==> flow/design.v <==
module Core (clk, addr_to_sram, read_data_sram, write_data, write_enable, sram_req, rom_req, addr_rom, read_data_rom, sram_op_done, clr, reg_write_enable, reg_read_index_1, reg_read_index_2, reg_write_index, reg_write_data, reg_read_data_1, reg_read_data_2);
	input clk, clr, sram_op_done;  
	output reg[18:0] addr_to_sram;
	output reg[17:0] addr_rom;  
	input[7:0] read_data_sram, read_data_rom;  
	output reg write_enable, sram_req, rom_req;  
	output reg[7:0] write_data;  
	output reg reg_write_enable;
	output reg[3:0] reg_read_index_1, reg_read_index_2, reg_write_index;
	output reg[18:0] reg_write_data;
	input[18:0] reg_read_data_1, reg_read_data_2;
	parameter ADD = 5'b00000;
	parameter SUB = 5'b00001;
	parameter CMP = 5'b00010;
	parameter AND = 5'b00011;
	parameter OR = 5'b00100;
	parameter XOR = 5'b00101;
	parameter MOV = 5'b00110;
	parameter BLT = 5'b00111;
	parameter BLTE = 5'b01000;
	parameter LOAD = 5'b01001;
	parameter STORE = 5'b01010;
	parameter JR = 5'b01011;
	parameter BE = 5'b01100;
	parameter BNE = 5'b01101;
	parameter SHIFTLI = 5'b01110;
	parameter SHIFTRI = 5'b01111;
	parameter INC = 5'b11111;
	parameter ADDI = 5'b10000;
	parameter SUBI = 5'b10001;
	parameter CMPI = 5'b10010;
	parameter ANDI = 5'b10011;
	parameter ORI = 5'b10100;
	parameter XORI = 5'b10101;
	parameter MOVI = 5'b10110;
	parameter LOADI = 5'b10111;
	parameter STOREI = 5'b11000;
	parameter JA = 5'b11001;
	parameter BEI = 5'b11010;
	parameter BNEI = 5'b11011;
	parameter BLTI = 5'b11100;
	parameter BLTEI = 5'b11101;
	parameter JS = 5'b11110;	
	parameter FETCH1 = 0;
	parameter DECODE1 = 1;
	parameter FETCH2 = 2;
	parameter DECODE2 = 3;
	parameter FETCH3 = 15;
	parameter DECODE3 = 16;
	parameter FETCH4 = 17;
	parameter DECODE4 = 18;
	parameter OPERATION = 4;
	parameter BRANCH = 5;
	parameter LOADSTATE = 6;
	parameter STORESTATE = 7;
	parameter I_OPERATION = 8;
	parameter I_BRANCH = 9;
	parameter I_LOAD = 10;
	parameter I_STORE = 11;
	parameter I_STORE2 = 19;
	parameter LOADSTATE2 = 12;
	parameter I_LOAD2 = 13;
	parameter STORESTATE2 = 14;
	reg[4:0] state; 
	reg[17:0] PC; 
	reg neg_flag; 
	reg zero_flag; 
	reg[4:0] OPCODE; 
	reg[19:0] immd; 
	reg load_sram; 
	always @ (*) begin
		addr_rom = 19'd0;
		sram_req = 1'b0;
		write_enable = 0;
		reg_write_data = 0;
		write_data = 0;
		reg_write_enable = 0;
		rom_req = 0;
		addr_to_sram = 0;
			if(state == FETCH1) begin
				rom_req = 1'b1;
				addr_rom = PC;
			end
			else if(state == DECODE1) begin
			end
			else if(state == FETCH2) begin
				rom_req = 1;
				addr_rom = PC;
			end
			else if(state == DECODE2) begin
			end
			if(state == FETCH3) begin
				rom_req = 1;
				addr_rom = PC;
			end
			else if(state == DECODE3) begin
			end
			else if(state == FETCH4) begin
				rom_req = 1;
				addr_rom = PC;
			end
			else if(state == DECODE4) begin
			end
			else if(state == OPERATION) begin
				reg_write_enable = 1'b1;
				case(OPCODE)
					ADD: begin
							reg_write_data = reg_read_data_1 + reg_read_data_2;
					end
					SUB: begin
							reg_write_data = reg_read_data_1 - reg_read_data_2;
					end
					CMP: begin
							reg_write_data = reg_read_data_1 - reg_read_data_2;
					end
					AND: begin
							reg_write_data = reg_read_data_1 & reg_read_data_2;
					end
					OR: begin
							reg_write_data = reg_read_data_1 | reg_read_data_2;
					end
					XOR: begin
							reg_write_data = reg_read_data_1 ^ reg_read_data_2;
					end
					MOV: begin
							reg_write_data = reg_read_data_2;
					end
					SHIFTLI: begin
							reg_write_data = reg_read_data_1 << reg_read_index_2;
					end
					SHIFTRI: begin
							reg_write_data = reg_read_data_1 >> reg_read_index_2;
					end
					INC: begin
							reg_write_data = reg_read_data_1 + 1'b1;
					end
				endcase
				if(OPCODE == CMP) begin
					reg_write_enable = 1'b0;
				end
			end
			else if(state == I_BRANCH) begin
				if(OPCODE == JS) begin
						reg_write_data = PC;  
						reg_write_enable = 1;
				end
			end
			else if(state == LOADSTATE) begin
				if(reg_read_data_2 <= 20'hF)
					sram_req = 1'b1;
				else
					rom_req = 1;
				addr_to_sram = {reg_read_data_2};  
				addr_rom = {reg_read_data_2};
			end
			else if(state == LOADSTATE2) begin
				reg_write_data = load_sram ? read_data_sram : read_data_rom;  
				reg_write_enable = 1;
			end
			else if(state == I_LOAD) begin
				if(immd <= 20'hF)
					sram_req = 1'b1;
				else
					rom_req = 1;
				addr_to_sram = {immd};
				addr_rom = {immd};
			end
			else if(state == I_LOAD2) begin
				reg_write_data = load_sram ? read_data_sram : read_data_rom;  
				reg_write_enable = 1;
			end
			else if(state == STORESTATE) begin
				sram_req = 1'b1;
				write_enable = 1;
				addr_to_sram = {reg_read_data_2};
				write_data = reg_read_data_1[7:0];
			end 
			else if(state == I_STORE) begin
				sram_req = 1'b1;
				addr_to_sram = {immd};
				write_data = reg_read_data_1[7:0];
				write_enable = 1;
			end
			else if(state == I_OPERATION) begin
				reg_write_enable = 1'b1;
				case(OPCODE)
					ADDI: begin
							reg_write_data = reg_read_data_1 + immd;
					end
					SUBI:begin
							reg_write_data = reg_read_data_1 - immd;
					end
					CMPI: begin
							reg_write_data = reg_read_data_1 - immd;
					end
					ANDI: begin
							reg_write_data = reg_read_data_1 & immd;
					end
					ORI: begin
							reg_write_data = reg_read_data_1 | immd;
					end
					XORI: begin
							reg_write_data = reg_read_data_1 ^ immd;
					end
					MOVI: begin
							reg_write_data = immd;
					end
				endcase
				if(OPCODE == CMPI) begin
					reg_write_enable = 1'b0;
				end
			end
	end
	always @ (posedge clk or negedge clr) begin
			if(~clr) begin
				state <= FETCH1;
				PC <= 0;
			end
			else if(state == FETCH1) begin
				state <= DECODE1;
				PC <= PC + 1'b1;
			end
			else if(state == DECODE1) begin
				OPCODE <= read_data_rom[7:3];
				state <= FETCH2;
			end
			else if(state == FETCH2) begin
				state <= DECODE2;
				PC <= PC + 1'b1;
			end
			else if(state == DECODE2) begin
					reg_read_index_1 <= read_data_rom[7:4];	
					reg_read_index_2 <= read_data_rom[3:0];
					reg_write_index <= read_data_rom[7:4];
					immd[19:16] <= read_data_rom[3:0];
					if(OPCODE == INC || OPCODE <= MOV || OPCODE == SHIFTLI || OPCODE == SHIFTRI) begin
						state <= OPERATION;
					end
					else if(OPCODE[4] == 1'b1) begin
						state <= FETCH3;
					end
					else if(OPCODE == LOAD) begin
						state <= LOADSTATE;
					end
					else if(OPCODE == STORE) begin
						state <= STORESTATE;
					end
					else begin
						state <= BRANCH;
					end
			end
			else if(state == FETCH3) begin
				state <= DECODE3;
				PC <= PC + 1'b1;
			end
			else if(state == DECODE3) begin
				state <= FETCH4;
				immd[15:8] <= read_data_rom;
			end
			else if(state == FETCH4) begin
				state <= DECODE4;
				PC <= PC + 1'b1;
			end
			else if(state == DECODE4) begin
				immd[7:0] <= read_data_rom;
				if(OPCODE <= MOVI) 
					state <= I_OPERATION;
				else if(OPCODE == LOADI)
					state <= I_LOAD;
				else if(OPCODE == STOREI)
					state <= I_STORE;
				else begin
					if(OPCODE == JS) 
						reg_write_index <= 4'd3;
					state <= I_BRANCH;
				end
			end
			else if(state == OPERATION || state == I_OPERATION) begin
				if(reg_write_data == 0) begin
					zero_flag <= 1; 
				end
				else begin
					zero_flag <= 0;
				end
				if(reg_write_data[18] == 1'b1) begin
					neg_flag <= 1;
				end
				else begin
					neg_flag <= 0;
				end
				state <= FETCH1;
			end
			else if(state == BRANCH) begin
				case(OPCODE)
					BLT: begin
						if(neg_flag) 
							PC <= reg_read_data_1;
					end
					BLTE: begin
						if(neg_flag || zero_flag) 
							PC <= reg_read_data_1;
					end
					JR: begin
						PC <= reg_read_data_1;
					end
					BE: begin
						if(zero_flag)
							PC <= reg_read_data_1;
					end
					BNE: begin
						if(!zero_flag) 
							PC <= reg_read_data_1;
					end
				endcase
				state <= FETCH1;
			end 
			else if(state == I_BRANCH) begin
				case(OPCODE)
					BLTI: begin
						if(neg_flag) 
							PC <= immd;
					end
					BLTEI: begin
						if(neg_flag || zero_flag) 
							PC <= immd;
					end
					JA: begin
						PC <= immd;
					end
					JS: begin
						PC <= immd;
					end
					BEI: begin
						if(zero_flag)
							PC <= immd;
					end
					BNEI: begin
						if(!zero_flag) 
							PC <= immd;
					end
				endcase
				state <= FETCH1;
			end
			else if(state == STORESTATE) begin
				state <= STORESTATE2;
			end
			else if(state == STORESTATE2) begin
				if(sram_op_done)
					state <= FETCH1;
				else
					state <= STORESTATE;
			end
			else if(state == I_STORE) begin
				state <= I_STORE2;
			end
			else if(state == I_STORE2) begin
				if(sram_op_done)
					state <= FETCH1;
				else
					state <= I_STORE;
			end
			else if(state == LOADSTATE) begin
				if(reg_read_data_2 <= 20'hF)
					load_sram <= 1'b1;
				else 
					load_sram <= 1'b0;
				state <= LOADSTATE2;
			end
			else if(state == LOADSTATE2) begin
				if((sram_op_done && load_sram) || ~load_sram)
					state <= FETCH1;
				else 
					state <= LOADSTATE;
			end
			else if(state == I_LOAD) begin
				if(immd <= 20'hF)
					load_sram <= 1'b1;
				else
					load_sram <= 1'b0;
				state <= I_LOAD2;
			end
			else if(state == I_LOAD2) begin
				if((sram_op_done && load_sram) || ~load_sram)
					state <= FETCH1;
				else
					state <= I_LOAD;
			end
	end
endmodule
module Register_File (clk,
					  we,
					  read_index_1,
					  read_index_2,
					  write_index,
					  write_data,
					  read_data_1,
					  read_data_2);
	input clk, we;
	input[3:0] read_index_1, read_index_2, write_index;
	input[18:0] write_data;
	output reg[18:0] read_data_1, read_data_2;
	reg [15:0] sp;
	reg [15:0] fp;
	reg [18:0] ra;
	reg [18:0] a0;
	reg [18:0] a1;
	reg [15:0] m0;
	reg [15:0] m1;
	reg [15:0] rv;
	reg [15:0] v0;
	reg [15:0] v1;
	reg [15:0] p0;
	reg [15:0] p1;
	reg [15:0] p2;
	reg [15:0] p3;
	reg [15:0] p4;
	always@(*) 
	begin
		case(read_index_1)
			0: read_data_1 = 0;
			1: read_data_1 = sp;
			2: read_data_1 = fp;
			3: read_data_1 = ra;
			4: read_data_1 = a0;
			5: read_data_1 = a1;
			6: read_data_1 = m0;
			7: read_data_1 = m1;
			8: read_data_1 = rv;
			9: read_data_1 = v0;
			10: read_data_1 = v1;
			11: read_data_1 = p0;
			12: read_data_1 = p1;
			13: read_data_1 = p2;
			14: read_data_1 = p3;
			15: read_data_1 = p4;
		endcase
	end
	always@(*) 
	begin
		case(read_index_2)
			0: read_data_2 = 0;
			1: read_data_2 = sp;
			2: read_data_2 = fp;
			3: read_data_2 = ra;
			4: read_data_2 = a0;
			5: read_data_2 = a1;
			6: read_data_2 = m0;
			7: read_data_2 = m1;
			8: read_data_2 = rv;
			9: read_data_2 = v0;
			10: read_data_2 = v1;
			11: read_data_2 = p0;
			12: read_data_2 = p1;
			13: read_data_2 = p2;
			14: read_data_2 = p3;
			15: read_data_2 = p4;
		endcase
	end
	always@(posedge clk)begin
		if(we) begin
			case(write_index)
				1: sp <= write_data;
				2: fp <= write_data;
				3: ra <= write_data;
				4: a0 <= write_data;
				5: a1 <= write_data;
				6: m0 <= write_data;
				7: m1 <= write_data;
				8: rv <= write_data;
				9: v0 <= write_data;
				10: v1 <= write_data;
				11: p0 <= write_data;
				12: p1 <= write_data;
				13: p2 <= write_data;
				14: p3 <= write_data;
				15: p4 <= write_data;
		endcase
	end
	end
endmodule
module core_top (
	input clk,
	input clr,
	output rom_req,
	output [17:0] rom_addr,
	input [7:0] rom_data,
	output sram_req,
	output sram_we,
	output [18:0] sram_addr,
	output [7:0] sram_wdata,
	input [7:0] sram_rdata,
	input sram_done
	);
	wire reg_write_enable;
	wire[3:0] reg_read_index_1, reg_read_index_2, reg_write_index;
	wire[18:0] reg_write_data, reg_read_data_1, reg_read_data_2;
	Core _Core(.clk(clk),
			   .addr_to_sram(sram_addr),
			   .read_data_sram(sram_rdata),
			   .write_data(sram_wdata),
			   .write_enable(sram_we),
			   .sram_req(sram_req),
			   .rom_req(rom_req),
			   .addr_rom(rom_addr),
			   .read_data_rom(rom_data),
			   .sram_op_done(sram_done),
			   .clr(clr),
			   .reg_write_enable(reg_write_enable),
			   .reg_read_index_1(reg_read_index_1),
			   .reg_read_index_2(reg_read_index_2),
			   .reg_write_index(reg_write_index),
			   .reg_write_data(reg_write_data),
			   .reg_read_data_1(reg_read_data_1),
			   .reg_read_data_2(reg_read_data_2));
	Register_File _RegisterFile(.clk(clk),
							    .we(reg_write_enable),
							    .read_index_1(reg_read_index_1),
							    .read_index_2(reg_read_index_2),
							    .write_index(reg_write_index),
							    .write_data(reg_write_data),
							    .read_data_1(reg_read_data_1),
							    .read_data_2(reg_read_data_2));
endmodule
Appendix: tool output

Reports on core_top
Module core_top before and after one edit of its RTL, step after step. "before" refers to lines of the RTL above, "after" to lines of the edited file. "change": "after" minus "before" as printed here. "relative change": 100 x difference / "before". Operators: Yosys type, input widths -> output width; for muxes data width and select width s. Library cell names are shortened. The mark n/a stands for no value.

Top: core_top. Clock input: clk. Cell library: sky130hd. Timing corner: tt_025C_1v80.

Diff
The edit as a unified diff against the file above. A script made this edit. It changes what the design does and was not meant as an optimisation.

```diff
@@ -264,5 +264,5 @@
 			else if(state == DECODE4) begin
 				immd[7:0] <= read_data_rom;
-				if(OPCODE <= MOVI) 
+				if(OPCODE > MOVI) 
 					state <= I_OPERATION;
 				else if(OPCODE == LOADI)
```

Elaborated design
Yosys after proc, flatten, opt, wreduce and memory -nomap, before mapping. Memory bits, and registers merged into a memory's read port (data or address), are not among the register bits. Print and check cells are not counted. Equal cells are merged and count once.

Bit counts: elaborated cells (before 393, after 393, change 0, relative change 0.00%); output and inout bits (before 48, after 48, change 0, relative change 0.00%); input bits (before 19, after 19, change 0, relative change 0.00%); bits in registers (before 308, after 308, change 0, relative change 0.00%).

Operators by class: add/sub/neg operators (before 6, after 6, change 0, relative change 0.00%); equal/unequal tests (before 116, after 116, change 0, relative change 0.00%); bitwise operators (before 22, after 22, change 0, relative change 0.00%); reduce/logical cells (before 44, after 44, change 0, relative change 0.00%); multiplexer cells (before 173, after 173, change 0, relative change 0.00%); $lt $le $gt $ge (before 4, after 4, change 0, relative change 0.00%); shift-type cells (before 2, after 2, change 0, relative change 0.00%).

Operator list: $le 5x5->1 const B (before 1, after 0, change -1, relative change -100.00%); $gt 5x5->1 const B (before 0, after 1, change +1).

Operator kinds equal on both sides are left out: 64.

Longest topological paths
Depth = most cells in a row (Yosys ltp): at word level without a register or memory, in the mapped netlist without a sequential cell, where the memories' decode and read muxes count.

Logic depth: depth in word-level cells (before 22, after 22, change 0, relative change 0.00%); ABC_AREA (before 0, after 0); depth in mapped cells (before 29, after 27, change -2, relative change -6.90%); gate-level depth less buffers (before 25, after 24, change -1, relative change -4.00%).

Synthesis result
Source: synth_stat.txt of the flow (Yosys; design flattened, memories mapped). It holds for the ABC_AREA given above (unset counts as 0); a run with the other value may have another netlist.

Cells by type: nand2_1 (before 198, after 225, change +27, relative change +13.64%); nor2_1 (before 185, after 208, change +23, relative change +12.43%); a22o_1 (before 31, after 49, change +18, relative change +58.06%); a21oi_1 (before 209, after 226, change +17, relative change +8.13%); a31oi_1 (before 46, after 34, change -12, relative change -26.09%); a222oi_1 (before 6, after 18, change +12, relative change +200.00%); nor3_1 (before 52, after 63, change +11, relative change +21.15%); a221oi_1 (before 50, after 39, change -11, relative change -22.00%); mux2i_1 (before 80, after 88, change +8, relative change +10.00%); o211ai_1 (before 35, after 27, change -8, relative change -22.86%); o2bb2ai_1 (before 13, after 5, change -8, relative change -61.54%); and2_1 (before 12, after 20, change +8, relative change +66.67%); nand3_1 (before 89, after 96, change +7, relative change +7.87%); nand2b_1 (before 41, after 34, change -7, relative change -17.07%); nand3b_1 (before 40, after 33, change -7, relative change -17.50%); o22ai_1 (before 34, after 41, change +7, relative change +20.59%); mux4_2 (before 9, after 16, change +7, relative change +77.78%); o21ai_1 (before 8, after 1, change -7, relative change -87.50%).

Cell types equal on both sides are left out: 12. Not every row of either side is listed.

Mapped netlist: sequential area (sq um) (before 9510.4, after 9510.4, change 0.0, relative change 0.00%); chip area (Yosys) (sq um) (before 24748.7, after 25146.6, change +397.9, relative change +1.61%); buffers (before 213, after 210, change -3, relative change -1.41%); cells in the netlist (before 2659, after 2728, change +69, relative change +2.59%); flip-flop cells (before 323, after 323, change 0, relative change 0.00%).

The figures by module come from a second, unflattened synthesis with its own total; it is not the netlist above.

Unflattened totals: cell total of the unflattened synthesis (before 2515, after 2448, change -67, relative change -2.66%); area total of the unflattened synthesis (sq um) (before 24188.2, after 23766.5, change -421.7, relative change -1.74%).

Rows give one instance, submodules left out.

By module, before: Core (cells 1640, area 12346.8 sq um, times used 1, seq. area 2033.2 sq um); Register_File (cells 875, area 11841.4 sq um, times used 1, seq. area 7477.2 sq um); core_top (cells 0, area 0.0 sq um, times used 1, seq. area 0.0 sq um).

By module, after: Core (cells 1573, area 11925.2 sq um, times used 1, seq. area 2033.2 sq um); Register_File (cells 875, area 11841.4 sq um, times used 1, seq. area 7477.2 sq um); core_top (cells 0, area 0.0 sq um, times used 1, seq. area 0.0 sq um).

Path before layout
Source: OpenSTA report_checks on the synthesized netlist (no wires, ideal clock, input and output delay 20% of the period each), path of least setup slack; recovery checks are left aside. Register names are those of the netlist, which keeps one name where synthesis merged equal registers.

Timing path after synthesis: kind (before register to register, after register to register); start (before register (no name shown), after register (no name shown)); end (before register _Core.zero_flag, after register _Core.zero_flag); data arrival time (ps) (before 6709, after 6225, change -484, relative change -7.21%); clock period (ps) (before 9000, after 9000, change 0, relative change 0.00%); library setup time (ps) (before 170, after 265, change +95); stages (before 28, after 23, change -5, relative change -17.86%); path buffers (before 5, after 3, change -2, relative change -40.00%); path slack (ps) (before 2120, after 2510, change +390); data required time (ps) (before 8830, after 8735, change -95, relative change -1.08%); path delay (ps) (before 6879, after 6490, change -389, relative change -5.65%); time at the first pin (ps) (before 0, after 0, change 0); synthesis period reached (ps) (before 6880, after 6490, change -390, relative change -5.67%).

"path delay" is the arrival time less input delay plus setup time. "stages": output pins that drive a net of the path, with the launching flip-flop's if there is one; two outputs of one cell count as two. "synthesis period reached" = period - worst setup slack (recovery checks aside). The figure is calculated, with input and output delays left at 20% of the set period.

Between the ends, after synthesis, before:
Cells stage by stage: edfxtp_1 buf_2 buf_2 buf_2 buf_2 buf_2 mux2_2 a32o_1 a221oi_1 o221ai_1 or3_1 nor2_1 and4_1 nor2_1 xnor2_1 nor2_1 ha_1 and3_1 o21a_1 a2111oi_0 o31ai_1 xor2_1 a221oi_1 a21oi_2 or4_1 or4_1 or4_1 nor4_2. For elaborated cells on any way between the ends the number is 46. Those cells by class: add/sub (4); eq/ne (15); shift (2); mux (17); logic (6); reduce/logical (2).

RTL lines, path after synthesis, before: to (assign) (RTL line 280) `zero_flag <= 1;`; to (assign) (RTL line 283) `zero_flag <= 0;`; to (decl) (RTL line 67) `reg zero_flag;`.

before: No chain of elaborated cells between the ends is given. Nets of the timed path that keep an RTL name, with a line that drives or declares them; the list need not be complete.

Nets with RTL names, path after synthesis, before: _Core.reg_write_data[12] (RTL line 92) `if(state == FETCH3) begin`.

Between the ends, after synthesis, after:
Cells stage by stage: edfxtp_1 clkbuf_1 clkbuf_1 clkbuf_1 mux4_2 nand2_1 o21ai_0 nor4_1 inv_1 ha_1 a22o_1 ha_1 a211oi_1 nor2_1 o21a_1 nor2_1 xor2_1 nor2_1 a2111oi_0 a2111oi_0 a2111oi_0 nand4b_1 a211oi_2. For elaborated cells on any way between the ends the number is 46. Those cells by class: add/sub (4); eq/ne (15); shift (2); mux (17); logic (6); reduce/logical (2).

RTL lines, path after synthesis, after: to (assign) (RTL line 280) `zero_flag <= 1;`; to (assign) (RTL line 283) `zero_flag <= 0;`; to (decl) (RTL line 67) `reg zero_flag;`.

after: No chain of elaborated cells between the ends is given.

Nets with RTL names, path after synthesis, after: _Core.reg_write_data[5] (RTL line 92) `if(state == FETCH3) begin`.

Worst path after layout
Path of least setup slack in the final report of the runs of pair A (OpenROAD, finished layout, wires in). Where an end is a register, its clock arrival counts in the times. The report prints the path's times to 10 ps; the period is as set.

Timing path after layout: kind (before register to register, after register to register); start (before register _Core.reg_read_index_2[3], after register (no name shown)); end (before register _Core.zero_flag, after register _Core.zero_flag); data required time (ps) (before 8980, after 9020, change +40, relative change +0.45%); stages (before 22, after 22, change 0, relative change 0.00%); clock period (ps) (before 8570, after 8570, change 0, relative change 0.00%); library setup time (ps) (before 170, after 160, change -10); time at the first pin (ps) (before 570, after 590, change +20, relative change +3.51%); data arrival time (ps) (before 8500, after 8130, change -370, relative change -4.35%); path buffers (before 1, after 2, change +1, relative change +100.00%); path slack (ps) (before 470, after 890, change +420).

The rows between start and end are the longest chain of elaborated cells between them; the timing report does not say that the signal goes this way. Where chains are equally long, one stands for them. A line is the first line of the expression or statement that the cell stems from. Yosys adds cells for indexed reads and writes and turns some case tables into memories.

Between the ends, after layout, before:
Cells stage by stage: edfxtp_1 buf_4 nor2b_1 a22o_1 mux2_2 a211oi_2 nand3_1 o31ai_1 xnor2_1 nor2_1 ha_1 and3_1 o21a_1 a2111oi_0 o31ai_1 xor2_1 a221oi_1 a21oi_2 or4_1 or4_1 or4_1 nor4_2. Under cells in the longest elaborated chain stands 11. For elaborated cells on any way between the ends the number is 32. Those cells by class: add/sub (2); eq/ne (15); shift (2); mux (8); logic (3); reduce/logical (2).

RTL lines, path after layout, before: from (decl) (RTL line 9) `output reg[3:0] reg_read_index_1, reg_read_index_2, reg_write_index;`; from (assign) (RTL line 233) `reg_read_index_2 <= read_data_rom[3:0];`; $eq 4x4->1 (RTL line 440) `case(read_index_2)`; $pmux 19 s16 (RTL line 440); $sub 19x19->19 (RTL line 111) `reg_write_data = reg_read_data_1 - reg_read_data_2;`; $pmux 19 s9 (RTL line 106) `case(OPCODE)`; $mux 19 (RTL line 104) `else if(state == OPERATION) begin`; $mux 19 (RTL line 102) `else if(state == DECODE4) begin`; $mux 19 (RTL line 98) `else if(state == FETCH4) begin`; $mux 19 (RTL line 96) `else if(state == DECODE3) begin`; $mux 19 (RTL line 92) `if(state == FETCH3) begin`; $logic_not 19->1 (RTL line 279) `if(reg_write_data == 0) begin`; $mux 1 (RTL line 279); to (assign) (RTL line 280) `zero_flag <= 1;`; to (assign) (RTL line 283) `zero_flag <= 0;`; to (decl) (RTL line 67) `reg zero_flag;`.

Nets of the timed path that keep an RTL name, with a line that drives or declares them; the list need not be complete.

Nets with RTL names, path after layout, before (RTL line): _Core.reg_write_data[12] (92).

Between the ends, after layout, after:
Cells stage by stage: edfxtp_1 buf_12 mux4_2 a22oi_1 nor4b_2 o2111ai_1 nor4_1 buf_4 nand2_1 o21ai_0 xnor2_1 nor2_1 ha_1 nand2_1 o32ai_1 a21oi_1 a211o_1 xnor2_1 a2111oi_0 nor3_1 or4_1 a211oi_2. Under cells in the longest elaborated chain stands 17. For elaborated cells on any way between the ends the number is 46. Those cells by class: add/sub (4); eq/ne (15); shift (2); mux (17); logic (6); reduce/logical (2).

RTL lines, path after layout, after: $sub 19x19->19 (RTL line 191) `reg_write_data = reg_read_data_1 - immd;`; $pmux 19 s6 (RTL line 186) `case(OPCODE)`; $mux 19 (RTL line 184) `else if(state == I_OPERATION) begin`; $mux 19 (RTL line 178) `else if(state == I_STORE) begin`; $mux 19 (RTL line 172) `else if(state == STORESTATE) begin`; $mux 19 (RTL line 168) `else if(state == I_LOAD2) begin`; $mux 19 (RTL line 160) `else if(state == I_LOAD) begin`; [3 not listed]; $mux 19 (RTL line 104) `else if(state == OPERATION) begin`; $mux 19 (RTL line 102) `else if(state == DECODE4) begin`; $mux 19 (RTL line 98) `else if(state == FETCH4) begin`; $mux 19 (RTL line 96) `else if(state == DECODE3) begin`; $mux 19 (RTL line 92) `if(state == FETCH3) begin`; $logic_not 19->1 (RTL line 279) `if(reg_write_data == 0) begin`; $mux 1 (RTL line 279); to (assign) (RTL line 280) `zero_flag <= 1;`; to (assign) (RTL line 283) `zero_flag <= 0;`; to (decl) (RTL line 67) `reg zero_flag;`.

Nets with RTL names, path after layout, after (RTL line): _Core.reg_write_data[16] (92).

Layout results
Runs of the flow (Yosys, OpenROAD) on both versions; the two runs of a pair have the same settings. The constraints put input and output delay at 20% of the set period each and load the outputs with 0.01 pF.

Flow settings, pair A:
Under CORE_UTILIZATION stands 40. Under PLACE_DENSITY stands 0.6. The figure for period_ns is 8.57. The entry for CAP_MARGIN reads 20. For CORE_MARGIN the number is 2. The figure for SLEW_MARGIN is 20.

Measured results, pair A: period reached (ps) (before 8097, after 7683, change -414, relative change -5.11%); setup TNS (ps) (before 0, after 0, change 0); final design utilization (before 0.457, after 0.462, change +0.005); area inside the die boundary (sq um) (before 63877.5, after 64887.4, change +1009.9, relative change +1.58%); standard-cell area of the final layout (sq um) (before 28085.7, after 28593.7, change +508.0, relative change +1.81%); total power of the final layout (mW) (before 4.896, after 4.717, change -0.179, relative change -3.66%); setup slack of the worst path (ps) (before 473, after 887, change +414); post-synthesis cell area (sq um) (before 24748.7, after 25146.6, change +397.9, relative change +1.61%).

Flow settings, pair B:
ABC_AREA: 0. Under CORE_UTILIZATION stands 49. For CTS_CLUSTER_DIAMETER the number is 334. The entry for CTS_CLUSTER_SIZE reads 12. MAX_ROUTING_LAYER: met5. The entry for PLACE_DENSITY_LB_ADDON reads 0.15. SETUP_SLACK_MARGIN: 0.47. The figure for period_ns is 11.4. The entry for CAP_MARGIN reads 20. For CORE_MARGIN the number is 2. The figure for SLEW_MARGIN is 20.

Measured results, pair B: period reached (ps) (before 9088, after 8341, change -747, relative change -8.22%); setup TNS (ps) (before 0, after 0, change 0); final design utilization (before 0.543, after 0.54, change -0.003); area inside the die boundary (sq um) (before 52322.0, after 53148.7, change +826.7, relative change +1.58%); standard-cell area of the final layout (sq um) (before 27151.0, after 27560.2, change +409.2, relative change +1.51%); total power of the final layout (mW) (before 3.367, after 3.197, change -0.170, relative change -5.05%); setup slack of the worst path (ps) (before 2312, after 3059, change +747); post-synthesis cell area (sq um) (before 24748.7, after 25146.6, change +397.9, relative change +1.61%).

"period reached" = clock period - worst setup slack. The figure is calculated, with input and output delays left at 20% of the set period. "total power of the final layout" is the tool's figure for a default switching activity; nothing was simulated.
